==> flow/design.v <==
module clk_ctrl
(
	input				wire				clk_i					,
	input				wire				rstn_i				,	
	input				wire	[15:0]	freq						,
	output			reg				dds1_o					,
	output			reg				dds_o						
);
reg	[31:0]	cnt;
wire	[63:0]	add;
assign add =freq*32'd4294967295/16'd30000;
always@(posedge clk_i or negedge rstn_i)
	if(rstn_i ==1'b0)
		cnt <=32'd0;
	else
		cnt <=cnt +add; 
always@(posedge clk_i or negedge rstn_i)
	if(rstn_i ==1'b0)
		dds_o <=1'b0;
	else if(cnt >=32'd2147483648)
		dds_o <=1'b1;
	else
		dds_o <=1'b0;		
reg	[31:0]	cnt1;
wire	[63:0]	add1;
assign add1 =(freq/8'd36)*32'd4294967295/16'd3000;
always@(posedge clk_i or negedge rstn_i)
	if(rstn_i ==1'b0)
		cnt1 <=32'd0;
	else
		cnt1 <=cnt1 +add1; 
always@(posedge clk_i or negedge rstn_i)
	if(rstn_i ==1'b0)
		dds1_o <=1'b0;
	else if(cnt1 >=32'd2147483648)
		dds1_o <=1'b1;
	else
		dds1_o <=1'b0;		
endmodule
Appendix: tool output

======== Step by step through the tools: clk_ctrl ========
Tool output for the design above before and after an edit, in the order of the flow.
Lines under "original" count in the file above, lines under "edited" in the edited file.
"difference": "edited" minus "original" as printed here. "rel. change": 100 x difference / "original".
Operators: Yosys type, input widths -> output width; for muxes data width and select width s.
Cell names lack the library's common part.
Not given: n/a
inputs
  design top .............................. clk_ctrl
  clock input ............................. clk_i
  cell library ............................ sky130hd
  timing corner ........................... tt_025C_1v80

======== Edit of the RTL ========
The edit as a unified diff against the file above.
The edit is scripted: it alters the design's behaviour and was not made to optimise anything.
begin of diff
@@ -30,8 +30,6 @@
 	else
 		cnt1 <=cnt1 +add1; 
-always@(posedge clk_i or negedge rstn_i)
-	if(rstn_i ==1'b0)
-		dds1_o <=1'b0;
-	else if(cnt1 >=32'd2147483648)
+always@(posedge clk_i)
+	if(cnt1 >=32'd2147483648)
 		dds1_o <=1'b1;
 	else
end of diff

======== Word level ========
Yosys after proc, flatten, opt, wreduce and memory -nomap, before mapping. Enables and synchronous resets that opt folds into registers are not counted as muxes. Memory bits, and registers merged into a memory's read port (data or address), are not among the register bits. Print and check cells are not counted. Equal cells are merged and count once.
bit counts
  what                         original  edited  difference  rel. change (%)
  flip-flop bits (word level)  66        66      0           0.00
  input bits                   18        18      0           0.00
  output and inout port bits   2         2       0           0.00
  elaborated cells             15        15      0           0.00
cells by class
  what                       original  edited  difference  rel. change (%)
  add/sub/neg operators      2         2       0           0.00
  multiply operators         2         2       0           0.00
  divide/modulo/power cells  3         3       0           0.00
  magnitude comparators      2         2       0           0.00
  muxes and demuxes          2         2       0           0.00
Unchanged operator kinds not shown: 8.

======== Logic depth ========
Longest topological path by Yosys (ltp), each cell counted once; first at word level (registers and memories cut), then after technology mapping (sequential cells cut; the memories' decode and read muxes count).
logic depth
  what                          original  edited  difference  rel. change (%)
  depth after elaboration       4         4       0           0.00
  ABC_AREA                      0         0       n/a         n/a
  depth in mapped cells         275       275     0           0.00
  mapped depth without buffers  250       250     0           0.00

======== Mapped cells and area ========
Source: synth_stat.txt of the flow (Yosys; design flattened, memories mapped). It holds for the ABC_AREA given above (unset counts as 0); a run with the other value may have another netlist.
cell types
  cell     original  edited  difference  rel. change (%)
  dfrtp_1  66        65      -1          -1.52
  dfxtp_1  0         1       +1          n/a
Unchanged cell types not shown: 222.
mapped netlist
  what                     original   edited     difference  rel. change (%)
  cell count               7093       7093       0           0.00
  chip area (Yosys) (mm²)  0.055781   0.055776   -0.000005   -0.01
  sequential area (mm²)    0.0016516  0.0016466  -0.0000050  -0.30
  flip-flops               66         66         0           0.00
  buffer cells             246        246        0           0.00

======== Worst setup path after synthesis ========
OpenSTA on the mapped netlist: ideal clock, no wires. The path of least setup slack (recovery checks aside). Input and output delay are each 20% of the period. Register names are those of the netlist, which keeps one name where synthesis merged equal registers.
timing after synthesis
  what                                 original            edited              difference  rel. change (%)
  path type                            input-to-reg        input-to-reg        n/a         n/a
  from                                 input port freq[4]  input port freq[4]  n/a         n/a
  to                                   register cnt1[30]   register cnt1[30]   n/a         n/a
  clock period (ps)                    70000               70000               0           0.00
  input delay (ps)                     14000               14000               0           0.00
  library setup time (ps)              123                 123                 0           n/a
  time at the first pin (ps)           14000               14000               0           0.00
  arrival (ps)                         69119               69119               0           0.00
  data required time (ps)              69877               69877               0           0.00
  setup slack (ps)                     759                 759                 0           n/a
  path delay (ps)                      55242               55242               0           0.00
  driving pins on the path             253                 253                 0           0.00
  buffers on the path                  11                  11                  0           0.00
  period reached after synthesis (ps)  69241               69241               0           0.00
"path delay" = arrival - input delay + setup time.
"driving pins on the path" counts driving pins, that of a launching flip-flop among them; a cell with two outputs on the path counts twice.
"period reached after synthesis" = period - worst setup slack (recovery checks aside). The figure is calculated, with input and output delays left at 20% of the set period.
Between the ends stands the longest chain of elaborated cells between them, by number of cells; it is not shown to be the way that was timed. Of several equally long chains one is given.
Each line given opens the expression or statement behind the cell; cells for indexed reads and writes are added by Yosys, which also makes memories of some case tables.
on the way, after synthesis, original
  cells stage by stage .................... inv_1 > ha_1 > nand2b_1 > o31ai_1 > nand2_1 > nand2_1 > nand2_1 > nand2_1 > nand2_1 > a21oi_1 > a21oi_1 > xnor2_1 > a21o_1 > a21oi_1 > o21ai_0 > nand2_1 > a21oi_1 > o22ai_1 > (+217 left out) > o21bai_1 > a21oi_1 > o21bai_1 > a21oi_1 > o21bai_1 > a21oi_1 > o21bai_1 > a21oi_1 > o21bai_1 > a21oi_1 > o21bai_1 > a21oi_1 > o21bai_1 > a21oi_1 > o21bai_1 > a21o_1 > a21oi_1 > xnor2_1
  cells in the longest elaborated chain ... 4
  elaborated cells on any way between the ends .. 4
  RTL lines with such cells ............... 2
  those cells by class .................... add/sub: 1; mul: 1; div: 2
ends and longest elaborated chain, after synthesis, original
  what                line  text
  start: declaration  5     input wire [15:0] freq ,
  $div 16x6->64       26    assign add1 =(freq/8'd36)*32'd4294967295/16'd3000;
  $mul 64x32->64      26
  $div 64x12->64      26
  $add 32x32->32      31    cnt1 <=cnt1 +add1;
  end: assignment     29    cnt1 <=32'd0;
  end: assignment     31
  end: declaration    24    reg [31:0] cnt1;
on the way, after synthesis, edited
  cells stage by stage .................... inv_1 > ha_1 > nand2b_1 > o31ai_1 > nand2_1 > nand2_1 > nand2_1 > nand2_1 > nand2_1 > a21oi_1 > a21oi_1 > xnor2_1 > a21o_1 > a21oi_1 > o21ai_0 > nand2_1 > a21oi_1 > o22ai_1 > (+217 left out) > o21bai_1 > a21oi_1 > o21bai_1 > a21oi_1 > o21bai_1 > a21oi_1 > o21bai_1 > a21oi_1 > o21bai_1 > a21oi_1 > o21bai_1 > a21oi_1 > o21bai_1 > a21oi_1 > o21bai_1 > a21o_1 > a21oi_1 > xnor2_1
  cells in the longest elaborated chain ... 4
  elaborated cells on any way between the ends .. 4
  RTL lines with such cells ............... 2
  those cells by class .................... add/sub: 1; mul: 1; div: 2
ends and longest elaborated chain, after synthesis, edited
  what                line  text
  start: declaration  5     input wire [15:0] freq ,
  $div 16x6->64       26    assign add1 =(freq/8'd36)*32'd4294967295/16'd3000;
  $mul 64x32->64      26
  $div 64x12->64      26
  $add 32x32->32      31    cnt1 <=cnt1 +add1;
  end: assignment     29    cnt1 <=32'd0;
  end: assignment     31
  end: declaration    24    reg [31:0] cnt1;

======== Path in the finished layout ========
Path of least setup slack in the final report of each run of set A (OpenROAD, finished layout, wires in). Where an end is a register, its clock arrival counts in the times.
The report prints the path's times to 10 ps; the period is as set.
timing after layout
  what                        original             edited              difference  rel. change (%)
  path type                   input-to-reg         input-to-reg        n/a         n/a
  from                        input port freq[10]  input port freq[5]  n/a         n/a
  to                          register cnt1[30]    register cnt1[30]   n/a         n/a
  clock period (ps)           68600                68600               0           0.00
  input delay (ps)            13720                13720               0           0.00
  library setup time (ps)     110                  110                 0           n/a
  time at the first pin (ps)  13720                13720               0           0.00
  arrival (ps)                66450                66600               +150        +0.23
  data required time (ps)     68880                68890               +10         +0.01
  setup slack (ps)            2440                 2290                -150        n/a
  driving pins on the path    255                  256                 +1          +0.39
  buffers on the path         20                   19                  -1          -5.00
Between the ends stands the longest chain of elaborated cells between them, by number of cells; it is not shown to be the way that was timed. Of several equally long chains one is given.
on the way, after layout, original
  cells stage by stage .................... clkdlybuf4s50_1 > inv_1 > ha_1 > nand2_1 > nand2_1 > nand2_1 > nand2_1 > a21oi_1 > buf_4 > mux2_2 > or2_2 > buf_4 > a21oi_1 > nor2_1 > a21oi_1 > nor3_1 > a21oi_1 > o21ai_1 > (+219 left out) > o21bai_1 > a21oi_1 > o21bai_2 > a21oi_1 > o21bai_1 > a21oi_1 > o21bai_1 > a21oi_1 > o21bai_1 > a21oi_1 > o21bai_1 > a21oi_1 > o21bai_1 > a21oi_1 > o21bai_2 > a21o_1 > a21oi_1 > xnor2_1
  cells in the longest elaborated chain ... 4
  elaborated cells on any way between the ends .. 4
  RTL lines with such cells ............... 2
  those cells by class .................... add/sub: 1; mul: 1; div: 2
ends and longest elaborated chain, after layout, original
  what                line  text
  start: declaration  5     input wire [15:0] freq ,
  $div 16x6->64       26    assign add1 =(freq/8'd36)*32'd4294967295/16'd3000;
  $mul 64x32->64      26
  $div 64x12->64      26
  $add 32x32->32      31    cnt1 <=cnt1 +add1;
  end: assignment     29    cnt1 <=32'd0;
  end: assignment     31
  end: declaration    24    reg [31:0] cnt1;
on the way, after layout, edited
  cells stage by stage .................... clkdlybuf4s50_1 > inv_1 > ha_1 > nand2b_1 > o31ai_2 > nand2_1 > nand2_1 > nand2_1 > nand2_1 > nand2_1 > a21oi_2 > mux2_2 > or2_2 > buf_4 > a21oi_1 > nor2_1 > a21oi_1 > nor3_1 > (+220 left out) > o21bai_1 > a21oi_1 > o21bai_1 > a21oi_1 > o21bai_1 > a21oi_1 > o21bai_1 > a21oi_1 > o21bai_1 > a21oi_1 > o21bai_1 > a21oi_1 > o21bai_1 > a21oi_1 > o21bai_1 > a21o_1 > a21oi_1 > xnor2_1
  cells in the longest elaborated chain ... 4
  elaborated cells on any way between the ends .. 4
  RTL lines with such cells ............... 2
  those cells by class .................... add/sub: 1; mul: 1; div: 2
ends and longest elaborated chain, after layout, edited
  what                line  text
  start: declaration  5     input wire [15:0] freq ,
  $div 16x6->64       26    assign add1 =(freq/8'd36)*32'd4294967295/16'd3000;
  $mul 64x32->64      26
  $div 64x12->64      26
  $add 32x32->32      31    cnt1 <=cnt1 +add1;
  end: assignment     29    cnt1 <=32'd0;
  end: assignment     31
  end: declaration    24    reg [31:0] cnt1;

======== Layout results ========
Runs of the flow (Yosys, OpenROAD) on both versions; the two runs of a pair have the same settings. The constraints put input and output delay at 20% of the set period each and load the outputs with 0.01 pF.
flow settings, set A
  period_ns ............................... 68.6
  CAP_MARGIN .............................. 20
  CORE_MARGIN ............................. 2
  CORE_UTILIZATION ........................ 40
  SLEW_MARGIN ............................. 20
final reports, set A
  what                                    original   edited     difference  rel. change (%)
  post-synthesis cell area (mm²)          0.055781   0.055776   -0.000005   -0.01
  full die area (mm²)                     0.142457   0.142442   -0.000015   -0.01
  standard-cell area after routing (mm²)  0.0612112  0.0617993  +0.0005881  +0.96
  final design utilization                0.44       0.445      +0.005      n/a
  worst slack on setup checks (ps)        2436       2289       -147        n/a
  final setup TNS (ps)                    0          0          0           n/a
  worst hold slack after layout (ps)      413        428        +15         n/a
  reached clock period (ps)               66164      66311      +147        +0.22
flow settings, set B
  ABC_AREA ................................ 0
  CELL_PAD_IN_SITES_GLOBAL_PLACEMENT ...... 1
  CORE_ASPECT_RATIO ....................... 0.55
  CORE_UTILIZATION ........................ 19
  CTS_CLUSTER_DIAMETER .................... 217
  CTS_CLUSTER_SIZE ........................ 21
  HOLD_SLACK_MARGIN ....................... 0.04
  PLACE_DENSITY_LB_ADDON .................. 0.17
  TNS_END_PERCENT ......................... 100
  period_ns ............................... 62.0
  CAP_MARGIN .............................. 20
  CORE_MARGIN ............................. 2
  SLEW_MARGIN ............................. 20
final reports, set B
  what                                    original   edited     difference  rel. change (%)
  post-synthesis cell area (mm²)          0.055781   0.055776   -0.000005   -0.01
  full die area (mm²)                     0.29813    0.298102   -0.000028   -0.01
  standard-cell area after routing (mm²)  0.0842195  0.0828094  -0.0014101  -1.67
  final design utilization                0.289      0.284      -0.005      n/a
  worst slack on setup checks (ps)        -1167      -1100      +67         n/a
  final setup TNS (ps)                    -6960      -6712      +248        n/a
  worst hold slack after layout (ps)      412        408        -4          n/a
  reached clock period (ps)               63167      63100      -67         -0.11
"reached clock period": clock period set for the run, less the worst setup slack. It is reckoned from that one timing run; input and output delays stay at 20% of the period that was set.
